==> flow/design.v <==
module conv1_buf #(
    parameter WIDTH     = 28,
    parameter HEIGHT    = 28,
    parameter DATA_BITS = 8
)(
    input                        clk,
    input                        rst_n,
    input                        valid_in,
    input  signed [DATA_BITS-1:0] data_in,
    output wire signed [DATA_BITS-1:0] data_out_0,  data_out_1,  data_out_2,  data_out_3,  data_out_4,
    output wire signed [DATA_BITS-1:0] data_out_5,  data_out_6,  data_out_7,  data_out_8,  data_out_9,
    output wire signed [DATA_BITS-1:0] data_out_10, data_out_11, data_out_12, data_out_13, data_out_14,
    output wire signed [DATA_BITS-1:0] data_out_15, data_out_16, data_out_17, data_out_18, data_out_19,
    output wire signed [DATA_BITS-1:0] data_out_20, data_out_21, data_out_22, data_out_23, data_out_24,
    output reg                   valid_out_buf
);
    reg [DATA_BITS-1:0] line1_regs [0:WIDTH-1];
    reg [DATA_BITS-1:0] line2_regs [0:WIDTH-1];
    reg [DATA_BITS-1:0] line3_regs [0:WIDTH-1];
    reg [DATA_BITS-1:0] line4_regs [0:WIDTH-1];
    reg [DATA_BITS-1:0] s0[0:4], s1[0:4], s2[0:4], s3[0:4], s4[0:4];
    reg [$clog2(WIDTH)-1:0]  col_cnt;
    reg [$clog2(HEIGHT)-1:0] row_cnt;
    integer i;
    always @(posedge clk) begin
        if (!rst_n) begin
            col_cnt <= 0;
            row_cnt <= 0;
            valid_out_buf <= 0; 
            for (i = 0; i < 5; i = i + 1) begin
                s0[i] <= 0; s1[i] <= 0; s2[i] <= 0; s3[i] <= 0; s4[i] <= 0;
            end
        end else if (valid_in) begin
            line4_regs[col_cnt] <= line3_regs[col_cnt];
            line3_regs[col_cnt] <= line2_regs[col_cnt];
            line2_regs[col_cnt] <= line1_regs[col_cnt];
            line1_regs[col_cnt] <= data_in;
            s4[0] <= line4_regs[col_cnt]; s4[1] <= s4[0]; s4[2] <= s4[1]; s4[3] <= s4[2]; s4[4] <= s4[3];
            s3[0] <= line3_regs[col_cnt]; s3[1] <= s3[0]; s3[2] <= s3[1]; s3[3] <= s3[2]; s3[4] <= s3[3];
            s2[0] <= line2_regs[col_cnt]; s2[1] <= s2[0]; s2[2] <= s2[1]; s2[3] <= s2[2]; s2[4] <= s2[3];
            s1[0] <= line1_regs[col_cnt]; s1[1] <= s1[0]; s1[2] <= s1[1]; s1[3] <= s1[2]; s1[4] <= s1[3];
            s0[0] <= data_in;             s0[1] <= s0[0]; s0[2] <= s0[1]; s0[3] <= s0[2]; s0[4] <= s0[3];
            if (col_cnt == WIDTH - 1) begin
                col_cnt <= 0;
                if (row_cnt == HEIGHT - 1) row_cnt <= 0;
                else row_cnt <= row_cnt + 1;
            end else begin
                col_cnt <= col_cnt + 1;
            end
            valid_out_buf <= (row_cnt >= 4) && (col_cnt >= 4 && col_cnt <= 27);
        end else begin
            valid_out_buf <= 1'b0;
        end
    end
    assign {data_out_0,  data_out_1,  data_out_2,  data_out_3,  data_out_4}  = {s4[4],s4[3],s4[2],s4[1],s4[0]};
    assign {data_out_5,  data_out_6,  data_out_7,  data_out_8,  data_out_9}  = {s3[4],s3[3],s3[2],s3[1],s3[0]};
    assign {data_out_10, data_out_11, data_out_12, data_out_13, data_out_14} = {s2[4],s2[3],s2[2],s2[1],s2[0]};
    assign {data_out_15, data_out_16, data_out_17, data_out_18, data_out_19} = {s1[4],s1[3],s1[2],s1[1],s1[0]};
    assign {data_out_20, data_out_21, data_out_22, data_out_23, data_out_24} = {s0[4],s0[3],s0[2],s0[1],s0[0]};
endmodule
module conv1_calc (
    input                       clk,
    input                       rst_n,
    input                       valid_out_buf,
    input    signed   [7:0]           data_out_0, data_out_1, data_out_2, data_out_3, data_out_4,
                                data_out_5, data_out_6, data_out_7, data_out_8, data_out_9,
                                data_out_10, data_out_11, data_out_12, data_out_13, data_out_14,
                                data_out_15, data_out_16, data_out_17, data_out_18, data_out_19,
                                data_out_20, data_out_21, data_out_22, data_out_23, data_out_24,
    output reg  signed [11:0]          conv_out_1, conv_out_2, conv_out_3,
    output reg                  valid_out_calc
);
    localparam P_STAGES = 7;  
       wire signed [7:0] b1 = 8'sh88;
       wire signed [7:0] b2 = 8'sh00;
       wire signed [7:0] b3 = 8'sh00;
    function signed [7:0] get_w1(input [4:0] addr);
        case(addr)
            5'd00: get_w1 = 8'sh00; 5'd01: get_w1 = 8'shcd; 5'd02: get_w1 = 8'shf9; 5'd03: get_w1 = 8'shef; 5'd04: get_w1 = 8'sh07; 
            5'd05: get_w1 = 8'sh43; 5'd06: get_w1 = 8'shef; 5'd07: get_w1 = 8'shdd; 5'd08: get_w1 = 8'shee; 5'd09: get_w1 = 8'sh13; 
            5'd10: get_w1 = 8'sh31; 5'd11: get_w1 = 8'sh38; 5'd12: get_w1 = 8'sh34; 5'd13: get_w1 = 8'sh19; 5'd14: get_w1 = 8'shfe; 
            5'd15: get_w1 = 8'sh11; 5'd16: get_w1 = 8'sh0c; 5'd17: get_w1 = 8'shfe; 5'd18: get_w1 = 8'shc8; 5'd19: get_w1 = 8'shb3; 
            5'd20: get_w1 = 8'shf0; 5'd21: get_w1 = 8'she1; 5'd22: get_w1 = 8'sh10; 5'd23: get_w1 = 8'sh3c; 5'd24: get_w1 = 8'sh7f; 
            default: get_w1 = 8'sh00;
        endcase
    endfunction
    function signed [7:0] get_w2(input [4:0] addr);
        case(addr)
            5'd00: get_w2 = 8'sh1e; 5'd01: get_w2 = 8'sh26; 5'd02: get_w2 = 8'sh24; 5'd03: get_w2 = 8'sh2e; 5'd04: get_w2 = 8'she6; 
            5'd05: get_w2 = 8'sh1b; 5'd06: get_w2 = 8'she2; 5'd07: get_w2 = 8'sh01; 5'd08: get_w2 = 8'sh21; 5'd09: get_w2 = 8'sh01; 
            5'd10: get_w2 = 8'sh2b; 5'd11: get_w2 = 8'shff; 5'd12: get_w2 = 8'sh15; 5'd13: get_w2 = 8'sh04; 5'd14: get_w2 = 8'sh0d; 
            5'd15: get_w2 = 8'sh0f; 5'd16: get_w2 = 8'she5; 5'd17: get_w2 = 8'she9; 5'd18: get_w2 = 8'shde; 5'd19: get_w2 = 8'sh2d; 
            5'd20: get_w2 = 8'shef; 5'd21: get_w2 = 8'shf2; 5'd22: get_w2 = 8'sh00; 5'd23: get_w2 = 8'sh13; 5'd24: get_w2 = 8'sh19; 
            default: get_w2 = 8'sh00;
        endcase
    endfunction
    function signed [7:0] get_w3(input [4:0] addr);
        case(addr)
            5'd00: get_w3 = 8'sh1f; 5'd01: get_w3 = 8'sh2f; 5'd02: get_w3 = 8'sh1e; 5'd03: get_w3 = 8'sh19; 5'd04: get_w3 = 8'sh17; 
            5'd05: get_w3 = 8'sh08; 5'd06: get_w3 = 8'sh03; 5'd07: get_w3 = 8'shfa; 5'd08: get_w3 = 8'sh0e; 5'd09: get_w3 = 8'sh28; 
            5'd10: get_w3 = 8'shbb; 5'd11: get_w3 = 8'sh35; 5'd12: get_w3 = 8'sh3f; 5'd13: get_w3 = 8'sh36; 5'd14: get_w3 = 8'sh05; 
            5'd15: get_w3 = 8'shc6; 5'd16: get_w3 = 8'shd5; 5'd17: get_w3 = 8'sh04; 5'd18: get_w3 = 8'shfb; 5'd19: get_w3 = 8'shea; 
            5'd20: get_w3 = 8'sh85; 5'd21: get_w3 = 8'sh80; 5'd22: get_w3 = 8'sh80; 5'd23: get_w3 = 8'sh80; 5'd24: get_w3 = 8'sh80; 
            default: get_w3 = 8'sh00;
        endcase
    endfunction
    reg [7:0] p_s0 [0:24]; 
    reg signed [15:0] product1_s1[0:24], product2_s1[0:24], product3_s1[0:24];
    reg signed [17:0] sum1_s2[0:12], sum2_s2[0:12], sum3_s2[0:12];
    reg signed [17:0] sum1_s3[0:6],  sum2_s3[0:6],  sum3_s3[0:6];
    reg signed [17:0] sum1_s4[0:3],  sum2_s4[0:3],  sum3_s4[0:3];
    reg signed [17:0] sum1_s5[0:1],  sum2_s5[0:1],  sum3_s5[0:1];
    reg signed [18:0] sum1_s6, sum2_s6, sum3_s6;
    reg [P_STAGES-1:0] valid_pipe;
    integer i;  
    always @(posedge clk) begin
        if (!rst_n) begin
            valid_pipe <= 0;
            valid_out_calc <= 0;
            conv_out_1 <= 0;
            conv_out_2 <= 0;
            conv_out_3 <= 0;
            for (i=0; i<25; i=i+1) begin p_s0[i] <= 0; product1_s1[i] <= 0; product2_s1[i] <= 0; product3_s1[i] <= 0; end
            for (i=0; i<13; i=i+1) begin sum1_s2[i] <= 0; sum2_s2[i] <= 0; sum3_s2[i] <= 0; end
            for (i=0; i<7; i=i+1)  begin sum1_s3[i] <= 0; sum2_s3[i] <= 0; sum3_s3[i] <= 0; end
            for (i=0; i<4; i=i+1)  begin sum1_s4[i] <= 0; sum2_s4[i] <= 0; sum3_s4[i] <= 0; end
            for (i=0; i<2; i=i+1)  begin sum1_s5[i] <= 0; sum2_s5[i] <= 0; sum3_s5[i] <= 0; end
            sum1_s6 <= 0; sum2_s6 <= 0; sum3_s6 <= 0;
        end else begin
            valid_pipe <= {valid_pipe[P_STAGES-2:0], valid_out_buf};
            valid_out_calc <= valid_pipe[P_STAGES-1];
            if (valid_out_buf) begin
                p_s0[0] <= data_out_0; p_s0[1] <= data_out_1; p_s0[2] <= data_out_2; p_s0[3] <= data_out_3; p_s0[4] <= data_out_4;
                p_s0[5] <= data_out_5; p_s0[6] <= data_out_6; p_s0[7] <= data_out_7; p_s0[8] <= data_out_8; p_s0[9] <= data_out_9;
                p_s0[10] <= data_out_10; p_s0[11] <= data_out_11; p_s0[12] <= data_out_12; p_s0[13] <= data_out_13; p_s0[14] <= data_out_14;
                p_s0[15] <= data_out_15; p_s0[16] <= data_out_16; p_s0[17] <= data_out_17; p_s0[18] <= data_out_18; p_s0[19] <= data_out_19;
                p_s0[20] <= data_out_20; p_s0[21] <= data_out_21; p_s0[22] <= data_out_22; p_s0[23] <= data_out_23; p_s0[24] <= data_out_24;
            end
            for (i = 0; i < 25; i = i + 1) begin
                product1_s1[i] <= $signed(p_s0[i]) * get_w1(i);
                product2_s1[i] <= $signed(p_s0[i]) * get_w2(i);
                product3_s1[i] <= $signed(p_s0[i]) * get_w3(i);
            end
            for (i = 0; i < 12; i = i + 1) begin
                sum1_s2[i] <= product1_s1[2*i] + product1_s1[2*i+1];
                sum2_s2[i] <= product2_s1[2*i] + product2_s1[2*i+1];
                sum3_s2[i] <= product3_s1[2*i] + product3_s1[2*i+1];
            end
            sum1_s2[12] <= product1_s1[24]; sum2_s2[12] <= product2_s1[24]; sum3_s2[12] <= product3_s1[24];
            for (i = 0; i < 6; i = i + 1) begin
                sum1_s3[i] <= sum1_s2[2*i] + sum1_s2[2*i+1];
                sum2_s3[i] <= sum2_s2[2*i] + sum2_s2[2*i+1];
                sum3_s3[i] <= sum3_s2[2*i] + sum3_s2[2*i+1];
            end
            sum1_s3[6] <= sum1_s2[12]; sum2_s3[6] <= sum2_s2[12]; sum3_s3[6] <= sum3_s2[12];
            sum1_s4[0] <= sum1_s3[0] + sum1_s3[1]; sum1_s4[1] <= sum1_s3[2] + sum1_s3[3]; sum1_s4[2] <= sum1_s3[4] + sum1_s3[5]; sum1_s4[3] <= sum1_s3[6];
            sum2_s4[0] <= sum2_s3[0] + sum2_s3[1]; sum2_s4[1] <= sum2_s3[2] + sum2_s3[3]; sum2_s4[2] <= sum2_s3[4] + sum2_s3[5]; sum2_s4[3] <= sum2_s3[6];
            sum3_s4[0] <= sum3_s3[0] + sum3_s3[1]; sum3_s4[1] <= sum3_s3[2] + sum3_s3[3]; sum3_s4[2] <= sum3_s3[4] + sum3_s3[5]; sum3_s4[3] <= sum3_s3[6];
            sum1_s5[0] <= sum1_s4[0] + sum1_s4[1]; sum1_s5[1] <= sum1_s4[2] + sum1_s4[3];
            sum2_s5[0] <= sum2_s4[0] + sum2_s4[1]; sum2_s5[1] <= sum2_s4[2] + sum2_s4[3];
            sum3_s5[0] <= sum3_s4[0] + sum3_s4[1]; sum3_s5[1] <= sum3_s4[2] + sum3_s4[3];
            sum1_s6 <= sum1_s5[0] + sum1_s5[1];
            sum2_s6 <= sum2_s5[0] + sum2_s5[1];
            sum3_s6 <= sum3_s5[0] + sum3_s5[1];
            if (valid_pipe[P_STAGES-1]) begin
                conv_out_1 <= ($signed(sum1_s6) >>> 7) + b1;
                conv_out_2 <= ($signed(sum2_s6) >>> 7) + b2;
                conv_out_3 <= ($signed(sum3_s6) >>> 7) + b3;
            end 
        end
    end
endmodule
 module conv1_layer (
   input clk,
   input rst_n,
   input valid_in,
   input signed [7:0] data_in,
   output signed [11:0] conv_out_1, conv_out_2, conv_out_3,
   output valid_out_conv
 );
 wire signed [7:0] data_out_0, data_out_1, data_out_2, data_out_3, data_out_4,
  data_out_5, data_out_6, data_out_7, data_out_8, data_out_9,
  data_out_10, data_out_11, data_out_12, data_out_13, data_out_14,
  data_out_15, data_out_16, data_out_17, data_out_18, data_out_19,
  data_out_20, data_out_21, data_out_22, data_out_23, data_out_24;
 wire valid_out_buf;
 conv1_buf #(.WIDTH(28), .HEIGHT(28), .DATA_BITS(8)) conv1_buf(
   .clk(clk),
   .rst_n(rst_n),
   .valid_in(valid_in),
   .data_in(data_in),
   .data_out_0(data_out_0),
   .data_out_1(data_out_1),
   .data_out_2(data_out_2),
   .data_out_3(data_out_3),
   .data_out_4(data_out_4),
   .data_out_5(data_out_5),
   .data_out_6(data_out_6),
   .data_out_7(data_out_7),
   .data_out_8(data_out_8),
   .data_out_9(data_out_9),
   .data_out_10(data_out_10),
   .data_out_11(data_out_11),
   .data_out_12(data_out_12),
   .data_out_13(data_out_13),
   .data_out_14(data_out_14),
   .data_out_15(data_out_15),
   .data_out_16(data_out_16),
   .data_out_17(data_out_17),
   .data_out_18(data_out_18),
   .data_out_19(data_out_19),
   .data_out_20(data_out_20),
   .data_out_21(data_out_21),
   .data_out_22(data_out_22),
   .data_out_23(data_out_23),
   .data_out_24(data_out_24),
   .valid_out_buf(valid_out_buf)
 );
 conv1_calc conv1_calc(
   .clk(clk),
   .rst_n(rst_n),
   .valid_out_buf(valid_out_buf),
   .data_out_0(data_out_0),
   .data_out_1(data_out_1),
   .data_out_2(data_out_2),
   .data_out_3(data_out_3),
   .data_out_4(data_out_4),
   .data_out_5(data_out_5),
   .data_out_6(data_out_6),
   .data_out_7(data_out_7),
   .data_out_8(data_out_8),
   .data_out_9(data_out_9),
   .data_out_10(data_out_10),
   .data_out_11(data_out_11),
   .data_out_12(data_out_12),
   .data_out_13(data_out_13),
   .data_out_14(data_out_14),
   .data_out_15(data_out_15),
   .data_out_16(data_out_16),
   .data_out_17(data_out_17),
   .data_out_18(data_out_18),
   .data_out_19(data_out_19),
   .data_out_20(data_out_20),
   .data_out_21(data_out_21),
   .data_out_22(data_out_22),
   .data_out_23(data_out_23),
   .data_out_24(data_out_24),
   .conv_out_1(conv_out_1),
   .conv_out_2(conv_out_2),
   .conv_out_3(conv_out_3),
   .valid_out_calc(valid_out_conv)
 );
 endmodule
Reports on conv1_layer
What the tools print for conv1_layer, step after step.
Lines are those of the file above, counted from 1.
Operators carry their Yosys type and port widths (W data, S select, Z words).
Library cell names are shortened.
{"block": "setup", "top_module": "conv1_layer", "clock": "clk", "cell_library": "sky130hd", "pvt_corner": "tt_025C_1v80"}

After elaboration
Counts by Yosys on the flattened word-level netlist (proc, flatten, opt, wreduce). Print and check cells are left out.
Memory sizes are those after Yosys's memory passes, which may raise the word count (mostly to a power of two), join words into wider ones and drop unused or constant bits.
{"block": "word_totals", "latchBits": 0, "in_bits": 11, "mem_bits_ro": 0, "ram_bits": 896, "reg_bits": 2906, "clocked_rd_ports_x_width": 32, "memories": 4, "wordCells": 385, "out_inout_bits": 37}
{"block": "classes", "reduce_logical": 5, "n_addsub": 81, "logic": 0, "n_div": 0, "shift": 0, "mux": 20, "mul": 59, "eq_ne": 2, "cmp": 3}
{"block": "mem_list", "name": "conv1_buf.line1_regs", "words": 28, "width": 8, "read_ports": 1, "write_ports": 1, "line_no": 17, "rtl": "reg [DATA_BITS-1:0] line1_regs [0:WIDTH-1];"}
{"block": "mem_list", "name": "conv1_buf.line2_regs", "words": 28, "width": 8, "read_ports": 1, "write_ports": 1, "line_no": 18, "rtl": "reg [DATA_BITS-1:0] line2_regs [0:WIDTH-1];"}
{"block": "mem_list", "name": "conv1_buf.line3_regs", "words": 28, "width": 8, "read_ports": 1, "write_ports": 1, "line_no": 19, "rtl": "reg [DATA_BITS-1:0] line3_regs [0:WIDTH-1];"}
{"block": "mem_list", "name": "conv1_buf.line4_regs", "words": 28, "width": 8, "read_ports": 1, "write_ports": 1, "line_no": 20, "rtl": "reg [DATA_BITS-1:0] line4_regs [0:WIDTH-1];"}
{"block": "op_table", "op": "$mul A8 B6 Y14 const B", "n": 21}
{"block": "op_table", "op": "$mul A8 B7 Y15 const B", "n": 10}
{"block": "op_table", "op": "$mul A8 B5 Y13 const B", "n": 11}
{"block": "op_table", "op": "$mul A8 B8 Y16 const B", "n": 5}
{"block": "op_table", "op": "$add A18 B18 Y18", "n": 28}
{"block": "op_table", "op": "$add A16 B16 Y17", "n": 28}
{"block": "op_table", "op": "$mul A8 B4 Y12 const B", "n": 9}
{"block": "op_table", "op": "$mul A8 B3 Y11 const B", "n": 3}
{"block": "op_table", "op": "$mux W8", "n": 8}
{"block": "op_table", "op": "$add A18 B18 Y19", "n": 3}
{"block": "op_table", "op": "$mux W5", "n": 10}
{"block": "op_table", "op": "$add A18 B14 Y18", "n": 2}
{"block": "op_table", "op": "$add A18 B16 Y18", "n": 2}
{"block": "op_table", "op": "$neg A8 Y9", "n": 4}
{"block": "op_table", "op": "$add A16 B10 Y17", "n": 2}
{"block": "op_table", "op": "$add A16 B8 Y17", "n": 2}
{"block": "op_table", "op": "$neg A8 Y15", "n": 2}
{"block": "op_table", "op": "$add A15 B18 Y18", "n": 1}
{"block": "op_table", "op": "$add A12 B16 Y17", "n": 1}
{"block": "op_table", "op": "$add A16 B11 Y17", "n": 1}
{"block": "op_table", "op": "$neg A8 Y16", "n": 1}
{"block": "op_table", "op": "$add A12 B8 Y12 const B", "n": 1}
{"block": "op_table", "op": "$neg A8 Y12", "n": 1}
{"block": "op_table", "op": "$add A5 B1 Y5 const B", "n": 2}
{"block": "op_table", "op": "$ge A5 B3 Y1 const B", "n": 2}
{"block": "op_table", "op": "$eq A5 B5 Y1 const B", "n": 2}
{"block": "op_table", "op": "$le A5 B5 Y1 const B", "n": 1}
{"block": "op_table", "op": "$reduce_and A2 Y1", "n": 2}
Not listed: further kinds 3, cells in them 5.

Logic depth
Depth = most cells in a row (Yosys ltp): at word level without a register or memory, in the mapped netlist without a sequential cell, where the memories' decode and read muxes count.
{"block": "depth", "depth_word": 4, "ABC_AREA": 0, "ltp_mapped": 19, "depth_no_buf": 19}

Netlist
Yosys stat after the flow's synthesis: flattened, memories mapped to cells. It holds for the ABC_AREA given above (unset counts as 0); a run with the other value may have another netlist.
Totals and module areas in this step are rounded.
{"block": "by_type", "cell": "dfxtp_1", "n": 2640, "type_area_um2": 5.29E+04}
{"block": "by_type", "cell": "ha_1", "n": 2361, "type_area_um2": 2.95E+04}
{"block": "by_type", "cell": "edfxtp_1", "n": 896, "type_area_um2": 2.69E+04}
{"block": "by_type", "cell": "fa_1", "n": 593, "type_area_um2": 1.19E+04}
{"block": "by_type", "cell": "nor2_1", "n": 2263, "type_area_um2": 8.49E+03}
{"block": "by_type", "cell": "xnor2_1", "n": 690, "type_area_um2": 6.04E+03}
{"block": "by_type", "cell": "inv_1", "n": 1578, "type_area_um2": 5.92E+03}
{"block": "by_type", "cell": "mux4_2", "n": 248, "type_area_um2": 5.59E+03}
{"block": "by_type", "cell": "mux2i_1", "n": 463, "type_area_um2": 4.63E+03}
{"block": "by_type", "cell": "xor2_1", "n": 509, "type_area_um2": 4.46E+03}
{"block": "by_type", "cell": "a21o_1", "n": 524, "type_area_um2": 3.93E+03}
{"block": "by_type", "cell": "a21oi_1", "n": 764, "type_area_um2": 3.82E+03}
{"block": "by_type", "cell": "and2_1", "n": 509, "type_area_um2": 3.18E+03}
{"block": "by_type", "cell": "o21ai_0", "n": 582, "type_area_um2": 2.91E+03}
{"block": "by_type", "cell": "nor2b_1", "n": 375, "type_area_um2": 2346}
{"block": "by_type", "cell": "nand2_1", "n": 544, "type_area_um2": 2.04E+03}
{"block": "by_type", "cell": "nor3_1", "n": 400, "type_area_um2": 2001.92}
{"block": "by_type", "cell": "o21a_1", "n": 228, "type_area_um2": 1.71E+03}
Not listed: further types 71, cells in them 2050.
{"block": "synth_totals", "seqArea_um2": 79760, "cells": 18217, "synth_area_um2": 191900, "ff_cells": 3536, "buf_cells": 475}
The figures by module come from a second, unflattened synthesis with its own total; it is not the netlist above.
{"block": "unflattened", "cells_unflattened": 18923, "hier_area_um2": 195800}
Each row is one instance without its submodules.
{"block": "modules", "mod": "conv1_calc", "mod_seq_area_um2": 48530, "n_cells": 16384, "instances": 1, "mod_area_um2": 152900}
{"block": "modules", "mod": "conv1_buf", "mod_seq_area_um2": 31230, "n_cells": 2539, "instances": 1, "mod_area_um2": 42880}
{"block": "modules", "mod": "conv1_layer", "mod_seq_area_um2": 0.0, "n_cells": 0, "instances": 1, "mod_area_um2": 0.0}

Path before layout
OpenSTA on the mapped netlist: ideal clock, no wires. The path of least setup slack (recovery checks aside). Input and output delay are each 20% of the period. Register names are those of the netlist, which keeps one name where synthesis merged equal registers.
{"block": "synth_path", "path_kind": "reg2reg", "from": "reg conv1_calc.p_s0[24][7]", "to": "reg (name not given)", "n_path_buf": 2, "required_time_ns": 4.872, "setup_slack_ns": -0.084, "arrival_time_ns": 4.956, "path_delay_ns": 5.084, "t_first_pin_ns": 0.000, "driving_pins": 20, "setup_time_ns": 0.128, "clock_period_ns": 5.0, "period_less_setup_slack_ns": 5.084}
"path_delay_ns" = arrival - input delay + setup time.
"driving_pins" counts driving pins, that of a launching flip-flop among them; a cell with two outputs on the path counts twice.
"period_less_setup_slack_ns" is the clock period less the worst setup slack; recovery checks do not enter. This is arithmetic on one report: input and output delays are still those of the set period (20% each).
Between the ends stands the longest chain of elaborated cells between them, by number of cells; it is not shown to be the way that was timed. Of several equally long chains one is given.
Each line given opens the expression or statement behind the cell; cells for indexed reads and writes are added by Yosys, which also makes memories of some case tables.
{"block": "synth_between", "cell_sequence": "dfxtp_1 clkbuf_1 buf_1 inv_1 ha_1 xnor2_1 fa_1 inv_1 fa_1 inv_1 fa_1 inv_1 ha_1 a21o_1 a21o_1 a21o_1 a21o_1 a31oi_1 xnor2_1 nor2_1", "elab_chain_cells": 1, "cone_cells": 1, "cone_lines": 1, "classes_between": "1 x mul"}
{"block": "synth_lines", "item": "from (decl)", "line_no": 107, "rtl": "reg [7:0] p_s0 [0:24];"}
{"block": "synth_lines", "item": "from (assign)", "line_no": 123}
{"block": "synth_lines", "item": "from (assign)", "line_no": 137, "rtl": "p_s0[20] <= data_out_20; p_s0[21] <= data_out_21; p_s0[22] <= data_out_22; p_s0[23] <= data_out_23; p_s0[24] < ..."}
{"block": "synth_lines", "item": "$mul A8 B8 Y16", "line_no": 140}
{"block": "synth_lines", "item": "to (assign)", "line_no": 123}
{"block": "synth_lines", "item": "to (assign)", "line_no": 140}
{"block": "synth_lines", "item": "to (decl)", "line_no": 108}

Path in the finished layout
Path of least setup slack in the final report of flow run 1 (OpenROAD, finished layout, wires in). Where an end is a register, its clock arrival counts in the times.
{"block": "layout_path", "path_kind": "reg2reg", "from": "reg conv1_calc.p_s0[6][2]", "to": "reg (name not given)", "arrival_time_ns": 5.49, "clock_period_ns": 5.0, "driving_pins": 18, "t_first_pin_ns": 0.98, "required_time_ns": 5.87, "setup_time_ns": 0.11, "n_path_buf": 0, "setup_slack_ns": 0.39}
Between the ends stands the longest chain of elaborated cells between them, by number of cells; it is not shown to be the way that was timed. Of several equally long chains one is given.
{"block": "layout_between", "cell_sequence": "dfxtp_1 inv_1 fa_1 inv_1 ha_1 fa_1 inv_1 fa_1 inv_1 ha_1 a21o_1 a21oi_1 o21ai_0 a2111oi_1 nor3_1 a31oi_1 xnor2_1 nor2_1", "elab_chain_cells": 1, "cone_cells": 1, "cone_lines": 1, "classes_between": "1 x mul"}
{"block": "layout_lines", "item": "from (decl)", "line_no": 107, "rtl": "reg [7:0] p_s0 [0:24];"}
{"block": "layout_lines", "item": "from (assign)", "line_no": 123}
{"block": "layout_lines", "item": "from (assign)", "line_no": 134, "rtl": "p_s0[5] <= data_out_5; p_s0[6] <= data_out_6; p_s0[7] <= data_out_7; p_s0[8] <= data_out_8; p_s0[9] <= data_ou ..."}
{"block": "layout_lines", "item": "$mul A8 B6 Y14", "line_no": 140}
{"block": "layout_lines", "item": "to (assign)", "line_no": 123}
{"block": "layout_lines", "item": "to (assign)", "line_no": 140}
{"block": "layout_lines", "item": "to (decl)", "line_no": 108}

==> runs of conv1_layer <==
Design conv1_layer on sky130hd. What follows are 4 stored runs of the flow, each under its own settings; their order means nothing. The constraints put input and output delay at 20% of the set period each and load the outputs with 0.01 pF.
"timing.achieved_period_ns" means the clock period less the worst setup slack. The figure is calculated, with input and output delays left at 20% of the set period.
"worst_path_allowed_less_slack_ns" is the time allowed to the run's worst setup path (the clock period less input and output delay, where it has them) less its slack. Clock arrival times count: a late capture clock shortens it, a late launch clock lengthens it.
"final_power_mw" rests on the timing tool's default activity at the inputs, not on a simulated workload.
The measured numbers are rounded.

{"run": "flow run 1", "settings": { "CAP_MARGIN": 40, "CELL_PAD_IN_SITES_DETAIL_PLACEMENT": 1, "CELL_PAD_IN_SITES_GLOBAL_PLACEMENT": 3, "GPL_ROUTABILITY_DRIVEN": 0, "MAX_ROUTING_LAYER": "met4", "PLACE_DENSITY_LB_ADDON": 0.28, "period_ns": 5.0, "CORE_MARGIN": 2, "CORE_UTILIZATION": 40, "SLEW_MARGIN": 20 }, "results": { "timing.achieved_period_ns": 4.611, "holdWs_ns": 0.417, "ys_area_um2": 191900, "fin_ws_ns": 0.389, "utilization_pct": 45.0, "die_um2": 485200, "final_power_mw": 61.94, "final_stdcell_area_um2": 215200, "worst_path_allowed_less_slack_ns": 4.61, "worst_setup_path_type": "reg2reg" }}
{"run": "flow run 2", "settings": { "CAP_MARGIN": 25, "CELL_PAD_IN_SITES_GLOBAL_PLACEMENT": 1, "CORE_MARGIN": 2, "CORE_UTILIZATION": 62, "CTS_CLUSTER_DIAMETER": 272, "CTS_CLUSTER_SIZE": 19, "MAX_ROUTING_LAYER": "met5", "PLACE_DENSITY": 0.42, "SETUP_SLACK_MARGIN": 1.37, "period_ns": 5.04, "SLEW_MARGIN": 20 }, "results": { "timing.achieved_period_ns": 4.021, "holdWs_ns": 0.395, "ys_area_um2": 191900, "fin_ws_ns": 1.019, "utilization_pct": 67.9, "die_um2": 313900, "final_power_mw": 47.96, "final_stdcell_area_um2": 209300, "worst_path_allowed_less_slack_ns": 4.02, "worst_setup_path_type": "reg2reg" }}
{"run": "flow run 3", "settings": { "CORE_UTILIZATION": 40, "period_ns": 4.61, "CAP_MARGIN": 20, "CORE_MARGIN": 2, "SLEW_MARGIN": 20 }, "results": { "timing.achieved_period_ns": 4.339, "holdWs_ns": 0.387, "ys_area_um2": 191900, "fin_ws_ns": 0.271, "utilization_pct": 44.9, "die_um2": 485200, "final_power_mw": 65.68, "final_stdcell_area_um2": 214500, "worst_path_allowed_less_slack_ns": 4.34, "worst_setup_path_type": "reg2reg" }}
{"run": "flow run 4", "settings": { "ABC_AREA": 1, "CAP_MARGIN": 5, "CORE_UTILIZATION": 44, "CTS_CLUSTER_DIAMETER": 385, "HOLD_SLACK_MARGIN": 0.06, "MAX_ROUTING_LAYER": "met4", "MIN_ROUTING_LAYER": "met1", "PLACE_DENSITY": 0.81, "SLEW_MARGIN": 25, "period_ns": 4.97, "CORE_MARGIN": 2 }, "results": { "timing.achieved_period_ns": 4.309, "holdWs_ns": 0.395, "ys_area_um2": 208200, "fin_ws_ns": 0.661, "utilization_pct": 48.5, "die_um2": 478800, "final_power_mw": 61.20, "final_stdcell_area_um2": 228500, "worst_path_allowed_less_slack_ns": 4.31, "worst_setup_path_type": "reg2reg" }}
